==> flow/design.v <==
module Adder(
	input [31:0] in1,
	input [31:0] in2, 
	output [31:0] out);
	assign out = in1+in2;
endmodule 
module And(
	input a,
	input b,
	output c);
	assign c = a&b;
endmodule 
module BranchPC (
	input [31:0] pcPlus4,
	input [31:0] imm,
	output reg [31:0] branchPc);
	always @(pcPlus4 or imm) begin
		branchPc = pcPlus4 + (imm<<2);
	end
endmodule
module JumpPC(
	input [31:0] nextPc,
	input [31:0] inst,
	output reg [31:0] jumpPc);
	always @(nextPc or inst) begin
		jumpPc[1:0] = 2'b00;
		jumpPc[27:2] = inst[25:0];
		jumpPc[31:28] = nextPc[31:28];
	end 
endmodule 
module Mux5 (
	input [4:0] in1,
	input [4:0] in2, 
	input sel,
	output reg [4:0] out);
	always @(in1 or in2 or sel) begin
		if(sel == 0) begin out = in1; end
		else begin out = in2; end
	end
endmodule 
module Mux32 (
	input [31:0] in1,
	input [31:0] in2, 
	input sel,
	output reg [31:0] out);
	always @(in1 or in2 or sel) begin
		if(sel == 0) begin out = in1; end
		else begin out = in2; end
	end
endmodule 
module SignExtend16(
	input [15:0] in,
	output reg [31:0] out);
	always @(in) begin
		out[15:0] = in;
		out[31:16] = {16{in[15]}};
	end
endmodule
module ALU_Control(
	input [5:0] opcode,
	input [5:0] funct,
	output reg[5:0] CONTROL_ALU_BITS);
	always @(opcode or funct) begin
		case(opcode)
			6'b000000:  
				begin CONTROL_ALU_BITS = funct; end
			6'b001000:  
				begin CONTROL_ALU_BITS = 6'b100000; end
			6'b001001:  
				begin CONTROL_ALU_BITS = 6'b100001; end
			6'b001100:  
				begin CONTROL_ALU_BITS = 6'b100100; end
			6'b001101:  
				begin CONTROL_ALU_BITS = 6'b100101; end
			6'b001010:  
				begin CONTROL_ALU_BITS = 6'b101010; end
			6'b001011:  
				begin CONTROL_ALU_BITS = 6'b101011; end
			6'b001110:  
				begin CONTROL_ALU_BITS = 6'b100110; end
			6'b100000, 6'b100011, 6'b101000, 6'b101011:  
				begin CONTROL_ALU_BITS = 6'b100001; end
			6'b001111:  
				begin CONTROL_ALU_BITS = 6'b111000; end
			6'b000100:  
				begin CONTROL_ALU_BITS = 6'b110000; end
			6'b000101:  
				begin CONTROL_ALU_BITS = 6'b110001; end
			6'b000111:  
				begin CONTROL_ALU_BITS = 6'b110010; end
			6'b000110:  
				begin CONTROL_ALU_BITS = 6'b110011; end
			6'b000001:  
				begin CONTROL_ALU_BITS = funct; end
			default: CONTROL_ALU_BITS = 6'b111111;
		endcase
	end
endmodule
module ALU (
	input signed [31:0] in1,
	input signed [31:0] in2,
	input [5:0] CONTROL_ALU_BITS,
	output reg[31:0] out, 
	output reg zero);
	reg [31:0] unsigned_in1;
	reg [31:0] unsigned_in2;
	always @(in1 or in2 or CONTROL_ALU_BITS) begin
		unsigned_in1 = in1;
		unsigned_in2 = in2;
		out = 32'd0; zero = 1'b0;
		case(CONTROL_ALU_BITS) 
			6'b100000:    
				begin out = in1 + in2; zero = 1'b0; end
			6'b100001:    
				begin out = in1 + in2; zero = 1'b0; end 
			6'b100100:    
				begin out = in1 & in2; zero = 1'b0; end
			6'b100101:    
				begin out = in1 | in2; zero = 1'b0; end
			6'b100110:    
				begin out = in1 ^ in2; zero = 1'b0; end
			6'b100010:    
				begin out = in1 - in2; zero = 1'b0; end
			6'b100011:    
				begin out = in1 - in2; zero = 1'b0; end
			6'b000000, 6'b000100:    
				begin out = unsigned_in1 << unsigned_in2; zero = 1'b0; end
			6'b000011:    
				begin out = unsigned_in1 >> unsigned_in2; zero = 1'b0; end
			6'b000010:    
				begin out = unsigned_in1 >> unsigned_in2; zero = 1'b0; end
			6'b000110:    
				begin out = unsigned_in1 >> unsigned_in2; zero = 1'b0; end
			6'b101010:   
				begin if (in1<in2) begin out = 32'd1; end else begin out = 32'd0; end zero=1'b0; end
			6'b101011:    
				begin 
					if (unsigned_in1<unsigned_in2) begin out = 32'd1; end else begin out = 32'd0; end zero=1'b0; end
			6'b001000:  
				begin out = in1; zero=1'b0; end
			6'b111000:  
				begin out = {in2[15:0], 16'd0}; zero=1'b0; end
			6'b110000:  
				begin out = 32'd0; zero = in1 == in2; end
			6'b110001:  
				begin out = 32'd0; zero = in1 != in2; end
			6'b110010:  
				begin out = 32'd0; zero = in1 > 0; end
			6'b110011:  
				begin out = 32'd0; zero = in1 <= 0; end
			6'b110100:  
				begin out = 32'd0; zero = in1 >= 0; end
			6'b110101:  
				begin out = 32'd0; zero = in1 < 0; end
			default: begin out = 32'd0; zero = 1'b0; end
		endcase
	end
endmodule 
module RegisterFile(
	input Clk,
	input Rst,
	input [4:0] readReg1,
	input [4:0] readReg2,
	input [4:0] writeReg,
	input [31:0] writeData,
	input CONTROL_REG_WRITE,
	output reg[31:0] readData1,
	output reg[31:0] readData2);
	reg [31:0] memory[7:0];
	integer i;
	always @(posedge Clk) begin
		if (Rst) begin
			for (i = 0; i < 8; i = i + 1) memory[i] <= (i == 1) ? 32'h00000001 : 32'h00000000;
		end else if (CONTROL_REG_WRITE == 1) begin
			memory[writeReg[2:0]] <= writeData;
		end
	end
	always @(*) begin
		readData1 = memory[readReg1[2:0]];
		readData2 = memory[readReg2[2:0]];
	end
endmodule 
module Core
(
  input Clk,
  input Rst,
  input [31:0] instruction,
  input [31:0] regData1,
  input [31:0] regData2,
  input [31:0] ramOutput,
  output reg CONTROL_REG_WRITE,
  output reg CONTROL_MEM_READ,
  output reg CONTROL_MEM_WRITE,
  output reg CONTROL_BRANCH,
  output reg [4:0] readReg1,
  output reg [4:0] readReg2,
  output [4:0] writeReg,
  output [31:0] aluOutput,
  output [31:0] writeRegData,
  output reg [31:0] PC
);
	reg CONTROL_REG_DST, CONTROL_ALU_SRC, CONTROL_MEM_TO_REG;
	reg CONTROL_JUMP, CONTROL_JUMP_REGISTER, CONTROL_LINK;
	wire CONTROL_BRANCH_SELECT;
	wire [5:0] CONTROL_ALU_BITS;
	reg [5:0] funct;
	wire [31:0] aluInput1;
	wire [31:0] aluInput2;
	wire aluZero;
	wire [31:0] pcPlus4;
	wire [31:0] jumpPc;
	wire [31:0] branchPc;
	wire [31:0] afterBranchPc;
	wire [31:0] nextPc;
	wire [31:0] afterJumpPc;
	reg [5:0]opcode;reg [4:0]s;reg [4:0]t;reg [4:0]d;reg [15:0]immediate;reg [4:0] shift;
	wire [31:0] signExtendedImmediate;
	Mux5 writeRegMux(t, d, CONTROL_REG_DST, writeReg);
	Mux32 alu1Mux(regData1, 32'd0, 1'b0, aluInput1);
	Mux32 alu2Mux(regData2, signExtendedImmediate, CONTROL_ALU_SRC, aluInput2);
	SignExtend16 immSignExtend(immediate, signExtendedImmediate);
	ALU_Control aluControl(opcode, funct, CONTROL_ALU_BITS);
	ALU alu(aluInput1, aluInput2, CONTROL_ALU_BITS, aluOutput, aluZero);
	wire [31:0] tempPc = PC;
	wire [31:0] tempIns = instruction;
	Adder pcAdder(tempPc, 32'h00000004, pcPlus4);
	JumpPC gettingJumpPc(pcPlus4, tempIns, jumpPc);
	BranchPC gettingBranchPc(pcPlus4, signExtendedImmediate, branchPc);
	And branchAnd(aluZero, CONTROL_BRANCH, CONTROL_BRANCH_SELECT);
	Mux32 branchSelectPC(pcPlus4, branchPc, CONTROL_BRANCH_SELECT, afterBranchPc);
	Mux32 jumpSelectPC(afterBranchPc, jumpPc, CONTROL_JUMP, afterJumpPc);
	Mux32 jumpRegisterSelectPC(afterJumpPc, aluOutput, CONTROL_JUMP_REGISTER, nextPc);
	wire[31:0] afterMemOutput;
	Mux32 writeRegDataMux(aluOutput, ramOutput, CONTROL_MEM_TO_REG, afterMemOutput);
	Mux32 writeLinkPCMux(afterMemOutput, pcPlus4, CONTROL_LINK, writeRegData);
	always @(posedge Clk) begin
		if (Rst) PC <= 32'h00000000;
		else PC <= nextPc;
	end
	always @(*) begin
		opcode = instruction[31:26];
		s = instruction[25:21];
		readReg1 = instruction[25:21];
		readReg2 = instruction[20:16];
		t = instruction[20:16];
		d = instruction[15:11];
		immediate = instruction[15:0];
		shift = instruction[10:6];
		funct = instruction[5:0];
		CONTROL_REG_DST = 0;
		CONTROL_ALU_SRC = 0;
		CONTROL_REG_WRITE = 0;
		CONTROL_MEM_TO_REG = 0;
		CONTROL_MEM_READ = 0;
		CONTROL_MEM_WRITE = 0;
		CONTROL_BRANCH = 0;
		CONTROL_JUMP = 0;
		CONTROL_LINK = 0;
		CONTROL_JUMP_REGISTER = 0;
		case(opcode)
			6'b000000:  begin      
				CONTROL_REG_DST = 1;
				if(funct == 6'b001000) begin CONTROL_JUMP_REGISTER = 1'b1; CONTROL_REG_WRITE = 1'b0; end
				else begin CONTROL_JUMP_REGISTER = 1'b0; CONTROL_REG_WRITE = 1'b1; end
				end
			6'b001000, 6'b001001, 6'b001100, 6'b001101, 6'b001010, 6'b001011, 6'b001110:  begin      
				CONTROL_ALU_SRC = 1;
				CONTROL_REG_WRITE = 1;
				end
			6'b100000, 6'b100011: begin   
				CONTROL_ALU_SRC = 1;
				CONTROL_REG_WRITE = 1;
				CONTROL_MEM_TO_REG = 1;
				CONTROL_MEM_READ = 1;
				end
			6'b101000, 6'b101011: begin   
				CONTROL_ALU_SRC = 1;
				CONTROL_MEM_WRITE = 1;
				end
			6'b001111: begin   
				CONTROL_ALU_SRC = 1;
				CONTROL_REG_WRITE = 1;
				end
			6'b000010: begin   
				CONTROL_JUMP = 1;
				end
			6'b000011: begin  
				d = 5'h1f;
				CONTROL_REG_DST = 1;
				CONTROL_REG_WRITE = 1;
				CONTROL_JUMP = 1;
				CONTROL_LINK = 1;
				end
			6'b000100, 6'b000111, 6'b000110, 6'b000101: begin  
				CONTROL_BRANCH = 1;
				end
			6'b000001: begin  
				funct = 6'b111111;
				if (t==5'b00000) begin CONTROL_BRANCH = 1; funct=6'b110100; end
				if (t==5'b10000) begin CONTROL_BRANCH = 1; CONTROL_LINK = 1; CONTROL_REG_WRITE = 1; CONTROL_REG_DST = 1; d = 5'h1f; funct=6'b110100; end
				if (t==5'b00001) begin CONTROL_BRANCH = 1; funct=6'b110101; end
				if (t==5'b10001) begin CONTROL_BRANCH = 1; CONTROL_LINK = 1; CONTROL_REG_WRITE = 1; CONTROL_REG_DST = 1; d = 5'h1f; funct=6'b110101; end
				end
			default: ;
		endcase
	end
endmodule
module mips_cpu (
  input         clk,
  input         rst,
  output [31:0] imem_addr,
  input  [31:0] imem_rdata,
  output [31:0] dmem_addr,
  output [31:0] dmem_wdata,
  output        dmem_we,
  output        dmem_re,
  input  [31:0] dmem_rdata,
  output        reg_we,
  output [4:0]  reg_waddr,
  output [31:0] reg_wdata
);
  wire [4:0] readReg1, readReg2;
  wire [31:0] regData1, regData2;
  wire branch;
  RegisterFile register(clk, rst, readReg1, readReg2, reg_waddr, reg_wdata, reg_we, regData1, regData2);
  Core core(clk, rst, imem_rdata, regData1, regData2, dmem_rdata, reg_we, dmem_re, dmem_we,
    branch, readReg1, readReg2, reg_waddr, dmem_addr, reg_wdata, imem_addr);
  assign dmem_wdata = regData2;
endmodule
From RTL to reports: mips_cpu
What the tools print for mips_cpu, step after step.
Line numbers count from 1 in the design file above.
Operators: Yosys type, input widths -> output width; for muxes data width and select width s.
The mark n/a stands for no value.
- top module: mips_cpu
- clock input: clk
- library: sky130hd
- timing corner: tt_025C_1v80

After elaboration
Counts by Yosys on the flattened word-level netlist (proc, flatten, opt, wreduce; memories kept). Register bits leave out memories and registers merged into their read ports (data or address); mux counts leave out enables and synchronous resets folded into registers. Print and check cells are left out.
Memory sizes are those after Yosys's memory passes, which may raise the word count (mostly to a power of two), join words into wider ones and drop unused or constant bits.
- memory bits (writable) at 256
- memory cells at 1
- output and inout bits: 136
- noted flip-flop bits (word level): 32
- bits of input ports at 66
- bits in latches: 0
- cells after elaboration at 124
- ROM bits: 0
- memories (memory ; depth ; width ; RTL line ; text):
    register.memory ; 8 ; 32 ; 169 ; reg [31:0] memory[7:0];
- noted $add $sub $neg: 4
- shift operators: 2
- bitwise logic cells at 4
- div/mod/pow operators: 0
- noted reduce/logical cells: 16
- noted multiplexer cells: 44
- $mul at 0
- eq/ne operators at 46
- order comparisons at 6
- operator list (operator ; number):
    $pmux 32 s11 ; 1
    $mux 32 ; 8
    $eq 6x6->1 const B ; 20
    $pmux 6 s13 ; 1
    $add 32x32->32 ; 2
    $lt 32x32->1 ; 2
    $eq 6x4->1 const B ; 10
    $eq 6x3->1 const B ; 6
    $ge 32x1->1 const B ; 1
    $gt 32x1->1 const B ; 1
    $le 32x1->1 const B ; 1
    $lt 32x1->1 const B ; 1
    $add 32x3->32 const B ; 1
    $sub 32x32->32 ; 1
    $eq 32x32->1 ; 1
    $ne 32x32->1 ; 1
    $and 32x32->32 ; 1
    $or 32x32->32 ; 1
    $xor 32x32->32 ; 1
    $shl 32x32->32 ; 1
    $shr 32x32->32 ; 1
    $eq 6x2->1 const B ; 4
    $mux 1 ; 18
    $reduce_or 2->1 ; 8
    $mux 4 ; 4
    $mux 5 ; 3
    $reduce_or 12->1 ; 1
    $logic_not 6->1 ; 2
Other operator kinds: 15; their cells: 19.

Logic depth
Longest topological path by Yosys (ltp), each cell counted once; first at word level (registers and memories cut), then after technology mapping (sequential cells cut; the memories' decode and read muxes count).
- depth after elaboration: 14
- ABC_AREA at 0
- gate-level depth with buffers at 25
- noted mapped depth without buffers: 20

Netlist
The flow's flattened synthesis, as Yosys stat reports it; memories are mapped. The netlist is that of the ABC_AREA named above (0 if unset); the other value can give another one.
The area totals of this step are shown rounded.
- buffers at 255
- noted chip area (Yosys): 29000 µm²
- cells in the netlist: 3253
- flip-flop cells: 288
- cell types (cell type ; number):
    sky130_fd_sc_hd__edfxtp_1 ; 256
    sky130_fd_sc_hd__mux4_2 ; 96
    sky130_fd_sc_hd__ha_1 ; 134
    sky130_fd_sc_hd__nor2_1 ; 377
    sky130_fd_sc_hd__a21oi_1 ; 197
    sky130_fd_sc_hd__mux2i_1 ; 95
    sky130_fd_sc_hd__o21ai_0 ; 184
    sky130_fd_sc_hd__mux2_2 ; 77
    sky130_fd_sc_hd__nand2_1 ; 229
    sky130_fd_sc_hd__dfxtp_1 ; 32
    sky130_fd_sc_hd__o211ai_1 ; 85
    sky130_fd_sc_hd__clkbuf_1 ; 161
    sky130_fd_sc_hd__nand3_1 ; 115
    sky130_fd_sc_hd__and2_1 ; 81
    sky130_fd_sc_hd__nor3_1 ; 86
    sky130_fd_sc_hd__inv_1 ; 107
    sky130_fd_sc_hd__xnor2_1 ; 44
    sky130_fd_sc_hd__a211oi_1 ; 46
Other cell types: 88; their cells: 851.
The figures by module come from a second, unflattened synthesis with its own total; it is not the netlist above.
- cell total of the unflattened synthesis: 3166
- area (unflattened synthesis): 32000 µm²
Each row is one instance without its submodules.
- by module (module ; cells ; area (µm²) ; instances):
    RegisterFile ; 843 ; 14000 ; 1
    ALU ; 1404 ; 9300 ; 1
    Mux32 ; 36 ; 540 ; 7
    BranchPC ; 225 ; 1600 ; 1
    Adder ; 202 ; 1500 ; 1
    Core ; 125 ; 1200 ; 1
    ALU_Control ; 44 ; 310 ; 1
    JumpPC ; 33 ; 240 ; 1
    SignExtend16 ; 32 ; 240 ; 1
    Mux5 ; 5 ; 56 ; 1
    And ; 1 ; 6.3 ; 1
    mips_cpu ; 0 ; 0.0 ; 1

Path before layout
OpenSTA on the mapped netlist: ideal clock, no wires. The path of least setup slack (recovery checks aside). Input and output delay are each 20% of the period. Register names are those of the netlist, which keeps one name where synthesis merged equal registers.
- path type: input-to-output
- start: in imem_rdata[16]
- end: out reg_wdata[26]
- noted arrival time: 7.435 ns
- output delay: 2.100 ns
- noted path buffers: 7
- setup slack: 0.965 ns
- stages at 22
- input delay at 2.100 ns
- noted data required time: 8.400 ns
- time at the first pin: 2.100 ns
- path delay: 5.335 ns
- period: 10.5 ns
- noted period reached after synthesis: 9.535 ns
"path delay" = arrival - input delay + setup time.
At an output port there is no setup time.
"stages": output pins that drive a net of the path, with the launching flip-flop's if there is one; two outputs of one cell count as two.
"period reached after synthesis" is the clock period less the worst setup slack; recovery checks do not enter. This is arithmetic on one report: input and output delays are still those of the set period (20% each).
The rows between start and end are the longest chain of elaborated cells between them; the timing report does not say that the signal goes this way. Where chains are equally long, one stands for them.
Each line given opens the expression or statement behind the cell; cells for indexed reads and writes are added by Yosys, which also makes memories of some case tables.
- cells stage by stage: sky130_fd_sc_hd__buf_6 -> sky130_fd_sc_hd__buf_6 -> sky130_fd_sc_hd__buf_4 -> sky130_fd_sc_hd__buf_4 -> sky130_fd_sc_hd__buf_4 -> sky130_fd_sc_hd__mux4_2 -> sky130_fd_sc_hd__mux2i_1 -> sky130_fd_sc_hd__nand2_1 -> sky130_fd_sc_hd__o21ai_0 -> sky130_fd_sc_hd__clkbuf_1 -> sky130_fd_sc_hd__ha_1 -> sky130_fd_sc_hd__clkbuf_1 -> sky130_fd_sc_hd__a21oi_1 -> sky130_fd_sc_hd__o31a_1 -> sky130_fd_sc_hd__nand3b_1 -> sky130_fd_sc_hd__a2111oi_0 -> sky130_fd_sc_hd__o211ai_1 -> sky130_fd_sc_hd__a221oi_1 -> sky130_fd_sc_hd__mux2_2 -> sky130_fd_sc_hd__a211o_1 -> sky130_fd_sc_hd__mux2i_1 -> sky130_fd_sc_hd__nand2_1
- length of the longest elaborated chain: 12
- elaborated cells between the ends (all ways) at 45
- those cells by class: 2 x add/sub; 18 x eq/ne; 2 x shift; 13 x mux; 3 x logic; 6 x reduce/logical; 1 x memory
- RTL lines, path after synthesis (item ; RTL line ; text):
    start: declaration ; 312 ; input  [31:0] imem_rdata,
    $logic_not 5->1 ; 299 ; if (t==5'b00000) begin CONTROL_BRANCH = 1; funct=6'b110100; end
    $mux 4 ; 299 ;
    $mux 4 ; 300 ; if (t==5'b10000) begin CONTROL_BRANCH = 1; CONTROL_LINK = 1; CONTROL_REG_WRITE = 1; CONTROL_REG_DST = 1; d = 5 ...
    $mux 4 ; 301 ; if (t==5'b00001) begin CONTROL_BRANCH = 1; funct=6'b110101; end
    $mux 4 ; 302 ; if (t==5'b10001) begin CONTROL_BRANCH = 1; CONTROL_LINK = 1; CONTROL_REG_WRITE = 1; CONTROL_REG_DST = 1; d = 5 ...
    $mux 6 ; 260 ; case(opcode)
    $pmux 6 s13 ; 64 ; case(opcode)
    $eq 6x3->1 ; 111 ; case(CONTROL_ALU_BITS)
    $reduce_or 3->1 ; n/a ;
    $pmux 32 s11 ; 111 ;
    $mux 32 (2 in a row) ; 47 ; if(sel == 0) begin out = in1; end
    end: declaration ; 320 ; output [31:0] reg_wdata
Some nets on the timed path still bear RTL names; the line given drives or declares the net.
- nets with RTL names, path after synthesis (signal ; RTL line):
    dmem_addr[26] ; 111

Worst path after layout
Path of least setup slack in the final report of entry A (OpenROAD, finished layout, wires in). Where an end is a register, its clock arrival counts in the times.
- path type: input-to-output
- start: in imem_rdata[21]
- end: out reg_wdata[4]
- period: 10.5 ns
- time at the first pin: 2.10 ns
- noted data required time: 8.40 ns
- stages at 15
- noted arrival time: 7.57 ns
- setup slack: 0.83 ns
- input delay at 2.10 ns
- output delay: 2.10 ns
- noted path buffers: 5
The rows between start and end are the longest chain of elaborated cells between them; the timing report does not say that the signal goes this way. Where chains are equally long, one stands for them.
A memory read counts as a cell of the chain, while the word-level depth stops at memories.
- cells stage by stage: sky130_fd_sc_hd__clkbuf_2 -> sky130_fd_sc_hd__buf_4 -> sky130_fd_sc_hd__buf_6 -> sky130_fd_sc_hd__clkbuf_4 -> sky130_fd_sc_hd__mux2_2 -> sky130_fd_sc_hd__inv_1 -> sky130_fd_sc_hd__o21ai_0 -> sky130_fd_sc_hd__a32oi_2 -> sky130_fd_sc_hd__o211ai_1 -> sky130_fd_sc_hd__o2111ai_1 -> sky130_fd_sc_hd__o211ai_1 -> sky130_fd_sc_hd__a211o_4 -> sky130_fd_sc_hd__mux2_4 -> sky130_fd_sc_hd__or2_1 -> sky130_fd_sc_hd__clkdlybuf4s50_1
- length of the longest elaborated chain: 5
- elaborated cells between the ends (all ways) at 11
- those cells by class: 2 x add/sub; 2 x shift; 3 x mux; 3 x logic; 1 x memory
- RTL lines, path post-layout (item ; RTL line ; text):
    start: declaration ; 312 ; input  [31:0] imem_rdata,
    $mem_v2 8x32 ; 169 ; reg [31:0] memory[7:0];
    $sub 32x32->32 ; 125 ; begin out = in1 - in2; zero = 1'b0; end
    $pmux 32 s11 ; 111 ; case(CONTROL_ALU_BITS)
    $mux 32 (2 in a row) ; 47 ; if(sel == 0) begin out = in1; end
    end: declaration ; 320 ; output [31:0] reg_wdata

==> runs of mips_cpu <==
Design mips_cpu on sky130hd. What follows are 3 stored runs of the flow, each under its own settings; their order means nothing. The constraints put input and output delay at 20% of the set period each and load the outputs with 0.01 pF.
"reached clock period" is the run's clock period less its worst setup slack. It is reckoned from that one timing run; input and output delays stay at 20% of the period that was set.
By "time on the worst setup path" is meant the share of the clock period that the worst setup path is allowed (20% is reserved at inputs, 20% at outputs), minus its slack. Clock arrival times at its registers enter into it.
Values from the reports are rounded here.

Entry A
Settings were CAP_MARGIN = 25; CORE_ASPECT_RATIO = 0.91; CTS_CLUSTER_DIAMETER = 381; CTS_CLUSTER_SIZE = 58; GPL_TIMING_DRIVEN = 0; PLACE_DENSITY = 0.63; SETUP_SLACK_MARGIN = 1.2; TNS_END_PERCENT = 25; period_ns = 10.5; CORE_MARGIN = 2; CORE_UTILIZATION = 40; SLEW_MARGIN = 20
- noted the area inside the die boundary: 74,000 µm²
- smallest setup slack at 0.83 ns
- time on the worst setup path: 5.47 ns
- critical path kind: input-to-output
- standard-cell area after layout at 37,000 µm²
- mapped cell area after synthesis at 29,000 µm²
- noted the final setup TNS: 0.000 ns
- reached clock period: 9.668 ns

Entry B
Settings were CAP_MARGIN = 35; CORE_ASPECT_RATIO = 1.77; CORE_UTILIZATION = 19; CTS_CLUSTER_DIAMETER = 92; CTS_CLUSTER_SIZE = 49; GPL_ROUTABILITY_DRIVEN = 0; GPL_TIMING_DRIVEN = 1; MIN_ROUTING_LAYER = met1; PLACE_DENSITY_LB_ADDON = 0.1; SLEW_MARGIN = 15; period_ns = 6.38; CORE_MARGIN = 2
- noted the area inside the die boundary: 150,000 µm²
- smallest setup slack at -0.78 ns
- time on the worst setup path: 4.61 ns
- critical path kind: input-to-output
- standard-cell area after layout at 49,000 µm²
- mapped cell area after synthesis at 29,000 µm²
- noted the final setup TNS: -24 ns
- reached clock period: 7.161 ns

Entry C
Settings were CAP_MARGIN = 0; CELL_PAD_IN_SITES_DETAIL_PLACEMENT = 0; CELL_PAD_IN_SITES_GLOBAL_PLACEMENT = 1; CORE_MARGIN = 5; CORE_UTILIZATION = 37; CTS_CLUSTER_DIAMETER = 180; GPL_ROUTABILITY_DRIVEN = 0; GPL_TIMING_DRIVEN = 0; MAX_ROUTING_LAYER = met4; MIN_ROUTING_LAYER = met2; PLACE_DENSITY_LB_ADDON = 0.19; SLEW_MARGIN = 40; period_ns = 12.7
- unfinished; error GRT-0116 in routing
